==> flow/design.v <==
`timescale 1ns / 1ps
module adder(
input [7:0]PC,
input [7:0]B,
output [7:0]BrA);
assign BrA = PC + B;
endmodule
`timescale 1ns / 1ps
module alu(
           input [7:0] A,
           input [7:0] B,   
           input [3:0] FS, 
           input [2:0] sh,  
           output [7:0] F,  
           output C,  
           output N , 
           output V , 
           output Z,  
           output reg [7:0]Y         
    );
reg [7:0] outputreg ; 
reg [8:0] carryreg;
reg zeroflag;
reg overflowflag;
reg carryflag;
reg negativeflag;
parameter nop = 4'b0000;  
parameter add = 4'b0001;  
parameter sub = 4'b0010;  
parameter xor2 = 4'b0011;  
parameter or2 = 4'b0100;  
parameter logicshift_right = 4'b0101;  
parameter logicshift_left = 4'b0110;  
parameter compliment =	4'b0111;  
parameter bypass =	4'b1000;  
parameter and2 = 4'b1001;  
parameter greater_comparison = 4'b1010;  
parameter equality_comparison = 4'b1011;  
parameter not2 = 4'b1100;  
always @ (*)
begin
carryreg = 9'h0;
overflowflag = 1'b0;
case(FS)
    add:
    begin
    outputreg = A + B;  
    carryreg = A + B;
    end
    sub:
    begin
    outputreg = A + ~B + 1;  
    carryreg = A + ~B + 1;
    end
    and2:
    outputreg = A & B;  
    or2:
    outputreg = A | B;  
    xor2:
    outputreg = A ^ B;  
    bypass:
    outputreg = A;  
    not2:
    outputreg = ~A;  
    greater_comparison:
    outputreg = A>B ? 1'b0 : 1'b1 ;  
    equality_comparison:
    outputreg = A==B ? 8'h0 : 8'h1;  
    logicshift_right:
    begin
    outputreg = A >> sh;  
    carryreg = outputreg;
    end
    logicshift_left:
    begin
    outputreg = A << sh;  
    carryreg = outputreg;
    end
    compliment:
    outputreg = ~A;
    default:
    outputreg = 9'h0;
endcase
zeroflag = (outputreg == 0 )? 1'b1: 1'b0; 
negativeflag = outputreg[7]; 
carryflag = carryreg[8]; 
if (FS == 1 | FS == 2)  
   begin
   overflowflag = (negativeflag ^ carryflag) ? 1'b1 : 1'b0;
   end
Y[7:1]= 7'b0000000;
Y[0]=overflowflag;
end
assign F = outputreg[7:0];
assign N = negativeflag;
assign C = carryflag;
assign V = overflowflag;
assign Z = zeroflag;
endmodule
`timescale 1ns / 1ps
module branchpred(
input [1:0] BS,
output B_D);
assign B_D = ~(BS[0] | BS [1]);
endmodule
`timescale 1ns / 1ps
module constant_unit(
input [5:0] IM, 
input CS,
output [7:0] CU_out);
reg [7:0] constantunit;
always@(*)
begin
if (CS==0) 
begin
constantunit[5:0]=IM; 
constantunit[7:6]=2'b00; 
end
else
begin 
constantunit[5:0]=IM; 
constantunit[7]=IM[5]; 
constantunit[6]=IM[5];
end
end
assign CU_out=constantunit; 
endmodule
`timescale 1ns / 1ps
module datahazard(
input [2:0] AA,
input [2:0] BA,
input [2:0] DA,
input RW,
input MA,
input MB,
output DHS
    );
reg or_1,comp_1,comp_2,HA,HB;
always@(*)
begin    
or_1 = DA[0]|DA[1]|DA[2];
if (AA ^ DA)
    comp_1 = 1'b0;
else
    comp_1 = 1'b1;
if (BA ^ DA)
    comp_2 = 1'b0;
else
    comp_2 = 1'b1; 
HA = RW & or_1 & ~MA & comp_1;
HB = RW & or_1 & ~MB & comp_2;    
end  
assign DHS = ~(HA | HB);
endmodule
`timescale 1ns / 1ps
module initlogic(
input [1:0] BS,
input PS,
input z,
output [1:0] BS_out
);
assign BS_out = {BS[1],(BS[0]&(BS[1]|(PS ^ z)))};
endmodule
`timescale 1ns / 1ps
module instruction_decoder(
    input [16:0] instruction,
    output  RW,
    output  [2:0] DA, 
    output [1:0] MD , 
    output [1:0] BS,  
    output PS, 
    output MW, 
    output [3:0] FS, 
    output MA, 
    output MB, 
    output [2:0]AA,  
    output [2:0]BA,  
    output CS,  
    output [2:0] SH,  
    output output_write_enable,
	output input_enable
    );
parameter NOP = 5'b00000;  
parameter SUB = 5'b00001;  
parameter JML = 5'b00010;  
parameter JMP = 5'b00011;  
parameter AIU = 5'b00100;  
parameter ST  = 5'b00101;  
parameter AND = 5'b00110;  
parameter JMR = 5'b00111;  
parameter LSL = 5'b01000;  
parameter ADI = 5'b01001;  
parameter XOR = 5'b01010;  
parameter BZ  = 5'b01011;  
parameter MOV = 5'b01100;  
parameter LD  = 5'b01101;  
parameter SLT = 5'b01110;  
parameter ADD = 5'b01111;  
parameter OUT = 5'b10000;  
parameter NOT = 5'b10001;  
parameter IN  = 5'b10010;  
parameter BNZ = 5'b10011;  
parameter ORI = 5'b10100;  
parameter LSR = 5'b10101;  
reg RW_WIRE;
reg [2:0] DA_WIRE;   
reg [1:0] MD_WIRE ; 
reg [1:0] BS_WIRE;   
reg PS_WIRE ;  
reg MW_WIRE ;  
reg [3:0] FS_WIRE;  
reg MA_WIRE ;  
reg MB_WIRE ;  
reg [2:0]AA_WIRE ;  
reg [2:0]BA_WIRE ;  
reg CS_WIRE ;  
reg [2:0] SH_WIRE;
reg [4:0] opcode;
reg output_write_enable_wire;
reg input_enable_wire;
always@(*) begin
opcode = instruction[16:12]; 
case(opcode)
    NOP:begin     
    RW_WIRE = 1'b0; 
	 DA_WIRE = 3'b000; 
	 MD_WIRE = 2'b00;
	 BS_WIRE = 2'b00;
	 PS_WIRE = 1'b0;
	 MW_WIRE = 1'b0;
	 FS_WIRE = 4'b0000; 
	 MA_WIRE = 1'b0; 
	 MB_WIRE = 1'b0; 
	 AA_WIRE = 3'b000; 
	 BA_WIRE = 3'b000; 
	 CS_WIRE = 1'b0;
	 SH_WIRE=3'h0; 
	 output_write_enable_wire = 1'b0;
	 input_enable_wire = 1'b0;
    end 
    SUB:begin  
    RW_WIRE = 1'b1; 
	 DA_WIRE = instruction[11:9]; 
	 MD_WIRE = 2'b00;
	 BS_WIRE = 2'b00;
	 PS_WIRE = 1'b0;
	 MW_WIRE = 1'b0;
	 FS_WIRE = 4'b0010; 
	 MA_WIRE = 1'b0; 
	 MB_WIRE = 1'b0; 
	 AA_WIRE = instruction[8:6]; 
	 BA_WIRE = instruction[5:3]; 
	 CS_WIRE = 1'b0;
	 SH_WIRE = 3'h0; 
	 output_write_enable_wire = 1'b0; 
	 input_enable_wire = 1'b0;
    end 
    JML:begin    
    RW_WIRE = 1'b1; 
	 DA_WIRE = instruction[11:9]; 
	 MD_WIRE = 2'b00;
	 BS_WIRE = 2'b11;
	 PS_WIRE = 1'b0;
	 MW_WIRE = 1'b0 ;
	 FS_WIRE = 4'b1000; 
	 MA_WIRE = 1'b1; 
	 MB_WIRE = 1'b1; 
	 AA_WIRE = 3'b000; 
	 BA_WIRE = 3'b000; 
	 CS_WIRE = 1'b1;
	 SH_WIRE = 3'h0;
	 SH_WIRE=3'h0; 
	 output_write_enable_wire = 1'b0; 
	 input_enable_wire = 1'b0;
    end 
    JMP:begin  
    RW_WIRE = 1'b0; 
	 DA_WIRE = 3'b000; 
	 MD_WIRE = 2'b00;
	 BS_WIRE = 2'b11;
	 PS_WIRE = 1'b0;
	 MW_WIRE = 1'b0;
	 FS_WIRE = 4'b0000; 
	 MA_WIRE = 1'b0; 
	 MB_WIRE = 1'b1; 
	 AA_WIRE = 3'b000; 
	 BA_WIRE = 3'b000; 
	 CS_WIRE = 1'b1;
	 SH_WIRE = 3'h0;  
	 output_write_enable_wire = 1'b0;
	 input_enable_wire = 1'b0;	 
    end 
    AIU:begin  
    RW_WIRE = 1'b1; 
	 DA_WIRE = instruction[11:9]; 
	 MD_WIRE = 2'b00;
	 BS_WIRE = 2'b00;
	 PS_WIRE = 1'b0;
	 MW_WIRE = 1'b0;
	 FS_WIRE = 4'b0001; 
	 MA_WIRE = 1'b0; 
	 MB_WIRE = 1'b1; 
	 AA_WIRE = instruction[8:6]; 
	 BA_WIRE = 3'b000; 
	 CS_WIRE = 1'b1;
	 SH_WIRE = 3'h0; 
	 output_write_enable_wire = 1'b0; 
	 input_enable_wire = 1'b0;
    end
    ST:begin   
    RW_WIRE = 1'b0; 
	 DA_WIRE = instruction[11:9]; 
	 MD_WIRE = 2'b00;
	 BS_WIRE = 2'b00;
	 PS_WIRE = 1'b0;
	 MW_WIRE = 1'b1;
	 FS_WIRE = 4'b0000; 
	 MA_WIRE = 1'b0; 
	 MB_WIRE = 1'b0; 
	 AA_WIRE = instruction[8:6]; 
	 BA_WIRE = instruction[5:3]; 
	 CS_WIRE = 1'b0; 
	 SH_WIRE = 3'h0;
	 output_write_enable_wire = 1'b0; 
	 input_enable_wire = 1'b0;
    end 
    AND:begin   
    RW_WIRE = 1'b1; 
	 DA_WIRE = instruction[11:9]; 
	 MD_WIRE = 2'b00;
	 BS_WIRE = 2'b00;
	 PS_WIRE = 1'b0;
	 MW_WIRE = 1'b0;
	 FS_WIRE = 4'b1001; 
	 MA_WIRE = 1'b0; 
	 MB_WIRE = 1'b0; 
	 AA_WIRE = instruction[8:6]; 
	 BA_WIRE = instruction[5:3]; 
	 CS_WIRE = 1'b0; 
	 SH_WIRE = 3'h0; 
	 output_write_enable_wire = 1'b0;
	 input_enable_wire = 1'b0;
    end
    JMR:begin   
    RW_WIRE = 1'b0; 
	 DA_WIRE = 3'b000; 
	 MD_WIRE = 2'b00;
	 BS_WIRE = 2'b10;
	 PS_WIRE = 1'b0;
	 MW_WIRE = 1'b0;
	 FS_WIRE = 4'b0000; 
	 MA_WIRE = 1'b0; 
	 MB_WIRE = 1'b0; 
	 AA_WIRE = instruction[8:6]; 
	 BA_WIRE = 3'b000; 
	 CS_WIRE = 1'b0; 
	 SH_WIRE = 3'h0;
	 output_write_enable_wire = 1'b0; 
	 input_enable_wire = 1'b0;
    end 
    LSL:begin   
	 BS_WIRE = 2'b00;
	 PS_WIRE = 1'b0;
	 MW_WIRE = 1'b0;
	 AA_WIRE = instruction[8:6];
	 MA_WIRE = 1'b0;
	 FS_WIRE = 4'b0110;
	 SH_WIRE = instruction[2:0]; 
	 MD_WIRE = 2'b00;
	 RW_WIRE = 1'b1;
	 DA_WIRE = instruction[11:9];
	 MB_WIRE = 1'b0; 
	 BA_WIRE = 3'b000;           
	 CS_WIRE = 1'b0;
	 output_write_enable_wire = 1'b0;
	 input_enable_wire = 1'b0;
	 end 
    ADI:begin   
    RW_WIRE = 1'b1; 
	 DA_WIRE = instruction[11:9]; 
	 MD_WIRE = 2'b00;
	 BS_WIRE = 2'b00;
	 PS_WIRE = 1'b0;
	 MW_WIRE = 1'b0;
	 FS_WIRE = 4'b0001; 
	 MA_WIRE = 1'b0; 
	 MB_WIRE = 1'b1; 
	 AA_WIRE = instruction[8:6]; 
	 BA_WIRE = 3'b000; 
	 CS_WIRE = 1'b1;
	 SH_WIRE=3'h0;
	 output_write_enable_wire = 1'b0;  
    input_enable_wire = 1'b0;
	 end 
	 XOR:begin  
    RW_WIRE = 1'b1; 
	 DA_WIRE = instruction[11:9]; 
	 MD_WIRE = 2'b00;
	 BS_WIRE = 2'b00;
	 PS_WIRE = 1'b0;
	 MW_WIRE = 1'b0;
	 FS_WIRE = 4'b0011; 
	 MA_WIRE = 1'b0; 
	 MB_WIRE = 1'b0; 
	 AA_WIRE = instruction[8:6]; 
	 BA_WIRE = instruction[5:3]; 
	 CS_WIRE = 1'b0;
	 SH_WIRE=3'h0; 
	 output_write_enable_wire = 1'b0; 
	 input_enable_wire = 1'b0;
    end
	 BZ:begin   
    RW_WIRE = 1'b0; 
	 DA_WIRE = 3'b000; 
	 MD_WIRE = 2'b00;
	 BS_WIRE = 2'b01;
	 PS_WIRE = 1'b0;
	 MW_WIRE = 1'b0;
	 FS_WIRE = 4'b1000; 
	 MA_WIRE = 1'b0; 
	 MB_WIRE = 1'b1; 
	 AA_WIRE = instruction[8:6]; 
	 BA_WIRE = 3'b000; 
	 CS_WIRE = 1'b1;
	 SH_WIRE =3'h0;
	 output_write_enable_wire = 1'b0;  
	 input_enable_wire = 1'b0;
    end 
	 MOV:begin  
    RW_WIRE = 1'b1; 
	 DA_WIRE = instruction[11:9]; 
	 MD_WIRE = 2'b00;
	 BS_WIRE = 2'b00;
	 PS_WIRE = 1'b0;
	 MW_WIRE = 1'b0;
	 FS_WIRE = 4'b1000; 
	 MA_WIRE = 1'b0; 
	 MB_WIRE = 1'b0; 
	 AA_WIRE = instruction[8:6]; 
	 BA_WIRE = 3'b000; 
	 CS_WIRE = 1'b0;
	 SH_WIRE = 3'h0; 
	 output_write_enable_wire = 1'b0; 
    input_enable_wire = 1'b0;
	 end 
    LD:begin   
    RW_WIRE = 1'b1; 
	 DA_WIRE = instruction[11:9]; 
	 MD_WIRE = 2'b01;
	 BS_WIRE = 2'b00;
	 PS_WIRE = 1'b0;
	 MW_WIRE = 1'b0;
	 FS_WIRE = 4'b0000; 
	 MA_WIRE = 1'b0; 
	 MB_WIRE = 1'b0; 
	 AA_WIRE = instruction[8:6]; 
	 BA_WIRE = 3'b000; 
	 CS_WIRE = 1'b0;
	 SH_WIRE = 3'h0; 
	 output_write_enable_wire = 1'b0;
	 input_enable_wire = 1'b0;	 
    end
    SLT:begin  
    RW_WIRE = 1'b1; 
	 DA_WIRE = instruction[11:9]; 
	 MD_WIRE = 2'b00;
	 BS_WIRE = 2'b00;
	 PS_WIRE = 1'b0;
	 MW_WIRE = 1'b0;
	 FS_WIRE = 4'b1010; 
	 MA_WIRE = 1'b0; 
	 MB_WIRE = 1'b0; 
	 AA_WIRE = instruction[8:6]; 
	 BA_WIRE = instruction[5:3]; 
	 CS_WIRE = 1'b0;
	 SH_WIRE = 3'h0;  
	 output_write_enable_wire = 1'b0;
	 input_enable_wire = 1'b0;
    end 
	 ADD:begin  
    RW_WIRE = 1'b1; 
	 DA_WIRE = instruction[11:9]; 
	 MD_WIRE = 2'b00;
	 BS_WIRE = 2'b00;
	 PS_WIRE = 1'b0;
	 MW_WIRE = 1'b0;
	 FS_WIRE = 4'b0001; 
	 MA_WIRE = 1'b0; 
	 MB_WIRE = 1'b0; 
	 AA_WIRE = instruction[8:6]; 
	 BA_WIRE = instruction[5:3]; 
	 CS_WIRE = 1'b0;
	 SH_WIRE = 3'h0; 
	 output_write_enable_wire = 1'b0; 
	 input_enable_wire = 1'b0;
    end
	 OUT:begin   
    RW_WIRE = 1'b0; 
	 DA_WIRE = instruction[11:9]; 
	 MD_WIRE = 2'b00;
	 BS_WIRE = 2'b00;
	 PS_WIRE = 1'b0;
	 MW_WIRE = 1'b0;
	 FS_WIRE = 4'b0000; 
	 MA_WIRE = 1'b0; 
	 MB_WIRE = 1'b0; 
	 AA_WIRE = instruction[8:6]; 
	 BA_WIRE = instruction[5:3]; 
	 CS_WIRE = 1'b0;
	 SH_WIRE=3'h0; 
	 output_write_enable_wire = 1'b1; 
	 input_enable_wire = 1'b0;
    end 
    NOT:begin  
    RW_WIRE = 1'b1; 
	 DA_WIRE = instruction[11:9]; 
	 MD_WIRE = 2'b00;
	 BS_WIRE = 2'b00;
	 PS_WIRE = 1'b0;
	 MW_WIRE = 1'b0;
	 FS_WIRE = 4'b1100; 
	 MA_WIRE = 1'b0; 
	 MB_WIRE = 1'b0; 
	 AA_WIRE = instruction[8:6]; 
	 BA_WIRE = 3'b000; 
	 CS_WIRE = 1'b0;
	 SH_WIRE=3'h0; 
	 output_write_enable_wire = 1'b0; 
	 input_enable_wire = 1'b0;
    end 
    IN:begin  
    RW_WIRE = 1'b1; 
	 DA_WIRE = instruction[11:9]; 
	 MD_WIRE = 2'b10;
	 BS_WIRE = 2'b00;
	 PS_WIRE = 1'b0;
	 MW_WIRE = 1'b0;
	 FS_WIRE = 4'b0000; 
	 MA_WIRE = 1'b0; 
	 MB_WIRE = 1'b0; 
	 AA_WIRE = 3'b000;           
	 BA_WIRE = 3'b000; 
	 CS_WIRE = 1'b0;
	 SH_WIRE=3'h0; 
	 output_write_enable_wire = 1'b0; 
	 input_enable_wire = 1'b1;
    end 
	 BNZ:begin  
    RW_WIRE = 1'b0; 
	 DA_WIRE = 3'b000; 
	 MD_WIRE = 2'b00;
	 BS_WIRE = 2'b01;
	 PS_WIRE = 1'b1;
	 MW_WIRE = 1'b0;
	 FS_WIRE = 4'b1000; 
	 MA_WIRE = 1'b0; 
	 MB_WIRE = 1'b1; 
	 AA_WIRE = instruction[8:6]; 
	 BA_WIRE = 3'b000; 
	 CS_WIRE = 1'b1;
	 SH_WIRE= 3'h0; 
	 output_write_enable_wire = 1'b0; 
	 input_enable_wire = 1'b0;
    end 
	 ORI:begin   
    RW_WIRE = 1'b1; 
	 DA_WIRE = instruction[11:9]; 
	 MD_WIRE = 2'b00;
	 BS_WIRE = 2'b00;
	 PS_WIRE = 1'b0;
	 MW_WIRE = 1'b0;
	 FS_WIRE = 4'b0100; 
	 MA_WIRE = 1'b0; 
	 MB_WIRE = 1'b1; 
	 AA_WIRE = instruction[8:6]; 
	 BA_WIRE = 3'b000; 
	 CS_WIRE = 1'b0;
	 SH_WIRE=3'h0; 
	 output_write_enable_wire = 1'b0;  
	 input_enable_wire = 1'b0;
    end 
    LSR:begin   
	 BS_WIRE = 2'b00;
	 PS_WIRE = 1'b0;
	 MW_WIRE = 1'b0;
	 AA_WIRE = instruction[8:6];
	 MA_WIRE = 1'b0;
	 FS_WIRE = 4'b0101;
	 SH_WIRE = instruction[2:0]; 
	 MD_WIRE = 2'b00;
	 RW_WIRE = 1'b1;
	 DA_WIRE = instruction[11:9];
	 MB_WIRE = 1'b0; 
	 BA_WIRE = 3'b000; 
	 CS_WIRE = 1'b0;
	 output_write_enable_wire = 1'b0;
	 input_enable_wire = 1'b0;
    end 
	 default: begin
    RW_WIRE = 1'b0; 
	 DA_WIRE = 3'b000; 
	 MD_WIRE = 2'b00;
	 BS_WIRE = 2'b00;
	 PS_WIRE = 1'b0;
	 MW_WIRE = 1'b0;
	 FS_WIRE = 4'b0000; 
	 MA_WIRE = 1'b0; 
	 MB_WIRE = 1'b0; 
	 AA_WIRE = 3'b000; 
	 BA_WIRE = 3'b000; 
	 CS_WIRE = 1'b0;
	 SH_WIRE=3'h0;
	 output_write_enable_wire = 1'b0;
	 input_enable_wire = 1'b0;
	 end
    endcase
end
assign RW = RW_WIRE;
assign DA = DA_WIRE;
assign MD = MD_WIRE;
assign BS = BS_WIRE;
assign PS = PS_WIRE;
assign MW = MW_WIRE;
assign FS = FS_WIRE;
assign MA = MA_WIRE;
assign MB = MB_WIRE;
assign AA = AA_WIRE;
assign BA = BA_WIRE;
assign CS = CS_WIRE;
assign SH = SH_WIRE;
assign output_write_enable = output_write_enable_wire;
assign input_enable = input_enable_wire;
endmodule
`timescale 1ns / 1ps
module mux_a(PC,a_data,A,MA);
input [7:0]PC;
input [7:0]a_data;
input MA;
output reg [7:0]A;
always @ (*)
begin
	if(MA)
		A = PC;
	else
		A = a_data;
end
endmodule
`timescale 1ns / 1ps
module mux_b(
input MB,  
input [7:0]constantunit_out,   
input [7:0]register_b,  
output [7:0]mux_b_out   
);
reg [7:0]mux_b;   
always@(*)
begin
if (MB)
    mux_b = constantunit_out;
else
    mux_b = register_b;
end
assign mux_b_out = mux_b ;
endmodule
`timescale 1ns / 1ps
module mux_c(
input [1:0] BS_out,  
input [7:0] PC_value,   
input [7:0] RAA,  
input [7:0] BrA,
output [7:0] PC_out
);
parameter PC = 2'b00;
parameter jump = 2'b10;
reg [7:0]mux_c;   
always@(*)
begin
case (BS_out)  
    PC:
    mux_c = PC_value;
    jump:
    mux_c = RAA;
    default:
    mux_c = BrA;
endcase
end
assign PC_out = mux_c ;
endmodule
`timescale 1ns / 1ps
module mux_d(Y,F,data_out,MD,mux_d_out
    );
input [7:0]Y;
input [7:0]F;
input [7:0]data_out;
input [1:0]MD;
output reg [7:0]mux_d_out;
always@(*)
begin
	if(MD==2'b00)
		mux_d_out=F;
	else if(MD==2'b01)
		mux_d_out=data_out;
	else if(MD==2'b10)
		mux_d_out=Y;
	else
		mux_d_out=F;
end
endmodule
`timescale 1ns / 1ps
module muxe (
input [7:0] Bus_D,
input [7:0] data_in,
input ie,
output reg [7:0]mux_e_out
);
always@(*)
begin
	if(ie)
		mux_e_out=data_in;
	else
		mux_e_out=Bus_D;
end
endmodule
module register(
	input clk,
	input [2:0] addr_a,
	input [2:0] addr_b,
	input [2:0] addr_d,
	input [7:0] data_in,
	input wr_en,
	output [7:0] data_a,
	output [7:0] data_b
	);
 reg [7:0] memblk [0:7];
 assign data_a = (addr_a == 3'b000) ? 8'b00000000 : memblk[addr_a];
 assign data_b = (addr_b == 3'b000) ? 8'b00000000 : memblk[addr_b];
always @ (negedge clk)
 begin
 if (wr_en && addr_d != 3'b000)
 memblk[addr_d] <= data_in;
 end
endmodule
`timescale 1ns / 1ps
module microP(
    input clk,
    input reset,
    output [7:0] imem_addr,
    input [16:0] imem_data,
    output [7:0] dmem_addr,
    output [7:0] dmem_wdata,
    output dmem_we,
    input [7:0] dmem_rdata,
    input [7:0] data_in,
    output out_we,
    output [7:0] data_out_col,
    output [7:0] data_out_addr
    );
reg [7:0] PC;
wire [7:0] PC_1 = PC + 8'd1;
assign imem_addr = PC;
reg [16:0] IR;
reg [7:0] PC_1_d;
wire RW_d, PS_d, MW_d, MA_d, MB_d, CS_d, OW_d, IE_d;
wire [2:0] DA_d, AA_d, BA_d, SH_d;
wire [1:0] MD_d, BS_d;
wire [3:0] FS_d;
instruction_decoder DEC(
    .instruction(IR),
    .RW(RW_d), .DA(DA_d), .MD(MD_d), .BS(BS_d), .PS(PS_d), .MW(MW_d),
    .FS(FS_d), .MA(MA_d), .MB(MB_d), .AA(AA_d), .BA(BA_d), .CS(CS_d),
    .SH(SH_d), .output_write_enable(OW_d), .input_enable(IE_d)
    );
wire [7:0] a_data, b_data, reg_d;
wire RW_w;
wire [2:0] DA_w;
register REGFILE(
    .clk(clk), .addr_a(AA_d), .addr_b(BA_d), .addr_d(DA_w),
    .data_in(reg_d), .wr_en(RW_w), .data_a(a_data), .data_b(b_data)
    );
wire [7:0] const_out, bus_a_d, bus_b_d;
constant_unit CONST(.IM(IR[5:0]), .CS(CS_d), .CU_out(const_out));
mux_a MUXA(.PC(PC_1_d), .a_data(a_data), .A(bus_a_d), .MA(MA_d));
mux_b MUXB(.MB(MB_d), .constantunit_out(const_out), .register_b(b_data), .mux_b_out(bus_b_d));
reg RW_e, PS_e, MW_e, OW_e, IE_e;
reg [2:0] DA_e, SH_e;
reg [1:0] MD_e, BS_e;
reg [3:0] FS_e;
reg [7:0] BUS_A, BUS_B, PC_2;
wire DHS;
datahazard HAZ(.AA(AA_d), .BA(BA_d), .DA(DA_e), .RW(RW_e), .MA(MA_d), .MB(MB_d), .DHS(DHS));
wire [7:0] F, Y;
wire C, N, V, Z;
alu ALU(.A(BUS_A), .B(BUS_B), .FS(FS_e), .sh(SH_e), .F(F), .C(C), .N(N), .V(V), .Z(Z), .Y(Y));
wire [7:0] BrA;
adder BRADD(.PC(PC_2), .B(BUS_B), .BrA(BrA));
wire [1:0] BS_out;
initlogic BRLOGIC(.BS(BS_e), .PS(PS_e), .z(Z), .BS_out(BS_out));
wire B_D;   
branchpred BRDET(.BS(BS_out), .B_D(B_D));
wire [7:0] next_pc;
mux_c MUXC(.BS_out(BS_out), .PC_value(PC_1), .RAA(BUS_A), .BrA(BrA), .PC_out(next_pc));
assign dmem_addr = BUS_A;
assign dmem_wdata = BUS_B;
assign dmem_we = MW_e;
assign out_we = OW_e;
assign data_out_col = BUS_A;
assign data_out_addr = BUS_B;
reg RW_w_r, IE_w;
reg [2:0] DA_w_r;
reg [1:0] MD_w;
reg [7:0] F_w, D_w, Y_w;
assign RW_w = RW_w_r;
assign DA_w = DA_w_r;
wire [7:0] bus_d;
mux_d MUXD(.Y(Y_w), .F(F_w), .data_out(D_w), .MD(MD_w), .mux_d_out(bus_d));
muxe MUXE(.Bus_D(bus_d), .data_in(data_in), .ie(IE_w), .mux_e_out(reg_d));
always @(posedge clk) begin
    if (!reset) begin
        PC <= 8'd0;
        IR <= 17'd0;
        PC_1_d <= 8'd0;
        RW_e <= 1'b0; MW_e <= 1'b0; OW_e <= 1'b0; IE_e <= 1'b0;
        BS_e <= 2'b00; PS_e <= 1'b0;
        RW_w_r <= 1'b0; IE_w <= 1'b0;
    end else begin
        RW_w_r <= RW_e;
        DA_w_r <= DA_e;
        MD_w <= MD_e;
        IE_w <= IE_e;
        F_w <= F;
        D_w <= dmem_rdata;
        Y_w <= Y;
        if (!B_D) begin
            PC <= next_pc;
            IR <= 17'd0;
            RW_e <= 1'b0; MW_e <= 1'b0; OW_e <= 1'b0; IE_e <= 1'b0;
            BS_e <= 2'b00; PS_e <= 1'b0;
        end else if (!DHS) begin
            RW_e <= 1'b0; MW_e <= 1'b0; OW_e <= 1'b0; IE_e <= 1'b0;
            BS_e <= 2'b00; PS_e <= 1'b0;
        end else begin
            PC <= next_pc;
            IR <= imem_data;
            PC_1_d <= PC_1;
            RW_e <= RW_d; MW_e <= MW_d; OW_e <= OW_d; IE_e <= IE_d;
            BS_e <= BS_d; PS_e <= PS_d;
        end
        if (B_D && DHS) begin
            DA_e <= DA_d;
            MD_e <= MD_d;
            FS_e <= FS_d;
            SH_e <= SH_d;
            BUS_A <= bus_a_d;
            BUS_B <= bus_b_d;
            PC_2 <= PC_1_d;
        end
    end
end
endmodule
# Reports on microP
# The steps from the RTL of microP to its reports follow in flow order.
# Lines are those of the file above, counted from 1.
# Operators carry their Yosys type and port widths (W data, S select, Z words).
# The mark n/a stands for no value.
dict set report inputs {
  top {microP}
  clock {clk}
  cell_library {sky130hd}
  lib_corner {tt_025C_1v80}
}

# After elaboration
# Counts by Yosys on the flattened word-level netlist (proc, flatten, opt, wreduce; memories kept). Register bits leave out memories and registers merged into their read ports (data or address). Print and check cells are left out.
# Yosys's memory passes give these memory sizes; they may raise the number of words (mostly to a power of two), join words into wider ones and drop unused or constant bits.
dict set report word_totals {
  regBits 100
  ram_bits 64
  n_memories 1
  input_bits 35
  out_inout_bits 42
  wordCells 159
}
# memory size width read_ports wr line_no
set memory_table {}
lappend memory_table {REGFILE.memblk 8 8 2 1 734} ;# reg [7:0] memblk [0:7];
dict set report classes {
  addsub 6
  compare 1
  eq_ne 38
  shift 2
  muxes 36
  bitwise 26
  n_reduce_logical 26
}
# op count
set op_table {}
lappend op_table {{$pmux W8 S11} 1}
lappend op_table {{$mux W8} 11}
lappend op_table {{$eq A5 B4 Y1 const B} 8}
lappend op_table {{$pmux W4 S10} 1}
lappend op_table {{$pmux W9 S4} 1}
lappend op_table {{$eq A5 B5 Y1 const B} 6}
lappend op_table {{$eq A4 B4 Y1 const B} 5}
lappend op_table {{$eq A5 B3 Y1 const B} 4}
lappend op_table {{$reduce_or A18 Y1} 1}
lappend op_table {{$reduce_or A17 Y1} 1}
lappend op_table {{$eq A4 B3 Y1 const B} 4}
lappend op_table {{$add A8 B8 Y8} 2}
lappend op_table {{$pmux W8 S2} 1}
lappend op_table {{$mux W1} 16}
lappend op_table {{$reduce_or A15 Y1} 1}
lappend op_table {{$reduce_or A7 Y1} 2}
lappend op_table {{$reduce_or A2 Y1} 5}
lappend op_table {{$eq A5 B2 Y1 const B} 2}
lappend op_table {{$reduce_bool A3 Y1} 3}
lappend op_table {{$add A8 B8 Y9} 1}
lappend op_table {{$add A8 B9 Y9} 1}
lappend op_table {{$not A8 Y9} 1}
lappend op_table {{$add A9 B1 Y9 const B} 1}
lappend op_table {{$mux W3} 3}
lappend op_table {{$eq A4 B2 Y1 const B} 2}
lappend op_table {{$add A8 B1 Y8 const B} 1}
lappend op_table {{$shl A8 B3 Y8} 1}
lappend op_table {{$shr A8 B3 Y8} 1}
# Not listed: further kinds 26, cells in them 48.

# Longest topological paths
# Longest topological path by Yosys (ltp), each cell counted once; first at word level (registers and memories cut), then after technology mapping (sequential cells cut; the memories' decode and read muxes count).
dict set report logic_depth {
  depth_word 13
  ABC_AREA 0
  mapped_depth 15
  ltp_nobuf 13
}

# Synthesis result
# The flow's flattened synthesis, as Yosys stat reports it; memories are mapped. The netlist is that of the ABC_AREA named above (0 if unset); the other value can give another one.
# The area totals of this step are shown rounded.
dict set report mapped {
  stdcells 929
  area_um2 9610
  seq_area_um2 4340
  ffs 162
  buffers 73
}
# cell_type count type_area_um2
set types {}
lappend types {sky130_fd_sc_hd__edfxtp_1 110 3.3E+03}
lappend types {sky130_fd_sc_hd__dfxtp_1 52 1.04E+03}
lappend types {sky130_fd_sc_hd__mux2i_1 65 650.624}
lappend types {sky130_fd_sc_hd__mux4_2 18 405.389}
lappend types {sky130_fd_sc_hd__ha_1 32 400.384}
lappend types {sky130_fd_sc_hd__nor2_1 91 341.578}
lappend types {sky130_fd_sc_hd__nand2_1 83 311.549}
lappend types {sky130_fd_sc_hd__a21oi_1 45 225.216}
lappend types {sky130_fd_sc_hd__inv_1 48 180.173}
lappend types {sky130_fd_sc_hd__o21ai_0 32 160.154}
lappend types {sky130_fd_sc_hd__clkbuf_1 40 150.144}
lappend types {sky130_fd_sc_hd__nand2b_1 23 143.888}
lappend types {sky130_fd_sc_hd__a211oi_1 18 135.13}
lappend types {sky130_fd_sc_hd__buf_4 16 120.115}
lappend types {sky130_fd_sc_hd__nor2b_1 17 106.352}
lappend types {sky130_fd_sc_hd__xnor2_1 12 105.101}
lappend types {sky130_fd_sc_hd__o31ai_1 13 97.594}
lappend types {sky130_fd_sc_hd__a22oi_1 10 75.072}
# Not listed: further types 67, cells in them 204.
# The figures by module come from a second, unflattened synthesis with its own total; it is not the netlist above.
dict set report unflattened {
  cells_unflattened 955
  hier_area_um2 10500
}
# Rows give one instance, submodules left out.
# mod n_inst cells area_um2 mod_seq_area_um2
set by_module {}
lappend by_module {microP 1 234 3650 2790}
lappend by_module {register 1 182 2810 1680}
lappend by_module {alu 1 294 2110 0.0}
lappend by_module {instruction_decoder 1 101 619 0.0}
lappend by_module {adder 1 42 332 0.0}
lappend by_module {mux_d 1 27 277 0.0}
lappend by_module {mux_c 1 26 173 0.0}
lappend by_module {mux_a 1 9 131 0.0}
lappend by_module {mux_b 1 9 131 0.0}
lappend by_module {muxe 1 9 131 0.0}
lappend by_module {datahazard 1 10 80.1 0.0}
lappend by_module {constant_unit 1 8 58.8 0.0}
lappend by_module {initlogic 1 3 23.8 0.0}
lappend by_module {branchpred 1 1 3.8 0.0}

# Design microP on sky130hd. What follows are 6 stored runs of the flow, each under its own settings; their order means nothing. The constraints put input and output delay at 20% of the set period each and load the outputs with 0.01 pF.
# The results are shown rounded.
run="run 1" settings ABC_AREA=0 CAP_MARGIN=25 CELL_PAD_IN_SITES_DETAIL_PLACEMENT=0 CELL_PAD_IN_SITES_GLOBAL_PLACEMENT=1 CORE_MARGIN=3 CORE_UTILIZATION=25 CTS_CLUSTER_DIAMETER=350 GPL_ROUTABILITY_DRIVEN=1 MAX_ROUTING_LAYER="met5" MIN_ROUTING_LAYER="met1" SLEW_MARGIN=15 TNS_END_PERCENT=80 period_ns=6.53
run="run 1" results synth_area_um2=9610 fin_tns_ns=0.000 fin_ws_ns=1.14 layout_utilization_frac=0.306 die_area_um2=40800
run="run 2" settings CORE_UTILIZATION=40 PLACE_DENSITY=0.6 period_ns=4.5 CAP_MARGIN=20 CORE_MARGIN=2 SLEW_MARGIN=20
run="run 2" results synth_area_um2=9610 fin_tns_ns=0.000 fin_ws_ns=0.371 layout_utilization_frac=0.495 die_area_um2=25300
run="run 3" settings ABC_AREA=0 CAP_MARGIN=25 CELL_PAD_IN_SITES_DETAIL_PLACEMENT=2 CELL_PAD_IN_SITES_GLOBAL_PLACEMENT=1 CORE_MARGIN=10 CORE_UTILIZATION=38 CTS_CLUSTER_DIAMETER=350 GPL_ROUTABILITY_DRIVEN=0 HOLD_SLACK_MARGIN=0.05 MAX_ROUTING_LAYER="met4" MIN_ROUTING_LAYER="met2" SLEW_MARGIN=15 TNS_END_PERCENT=80 period_ns=5.23
run="run 3" results synth_area_um2=9610 fin_tns_ns=0.000 fin_ws_ns=0.554 layout_utilization_frac=0.46 die_area_um2=32000
run="run 4" settings ABC_AREA=1 CORE_ASPECT_RATIO=1.05 CORE_MARGIN=5 CORE_UTILIZATION=59 CTS_CLUSTER_SIZE=89 GPL_TIMING_DRIVEN=0 SLEW_MARGIN=15 period_ns=5.0 CAP_MARGIN=20
run="run 4" results synth_area_um2=9770 fin_tns_ns=0.000 fin_ws_ns=0.432 layout_utilization_frac=0.712 die_area_um2=19200
run="run 5" settings ABC_AREA=1 CELL_PAD_IN_SITES_GLOBAL_PLACEMENT=3 CORE_ASPECT_RATIO=1.05 CORE_MARGIN=9 CORE_UTILIZATION=38 CTS_CLUSTER_DIAMETER=237 CTS_CLUSTER_SIZE=89 GPL_ROUTABILITY_DRIVEN=0 GPL_TIMING_DRIVEN=1 MIN_ROUTING_LAYER="met1" SETUP_SLACK_MARGIN=1.17 SLEW_MARGIN=15 period_ns=6.34 CAP_MARGIN=20
run="run 5" results synth_area_um2=9770 fin_tns_ns=0.000 fin_ws_ns=1.22 layout_utilization_frac=0.462 die_area_um2=31800
run="run 6" settings ABC_AREA=0 CAP_MARGIN=25 CELL_PAD_IN_SITES_DETAIL_PLACEMENT=0 CELL_PAD_IN_SITES_GLOBAL_PLACEMENT=1 CORE_MARGIN=10 CORE_UTILIZATION=38 CTS_CLUSTER_DIAMETER=350 GPL_ROUTABILITY_DRIVEN=0 HOLD_SLACK_MARGIN=0.05 MAX_ROUTING_LAYER="met5" MIN_ROUTING_LAYER="met2" SLEW_MARGIN=15 TNS_END_PERCENT=80 period_ns=5.82
run="run 6" results synth_area_um2=9610 fin_tns_ns=0.000 fin_ws_ns=0.933 layout_utilization_frac=0.457 die_area_um2=32000
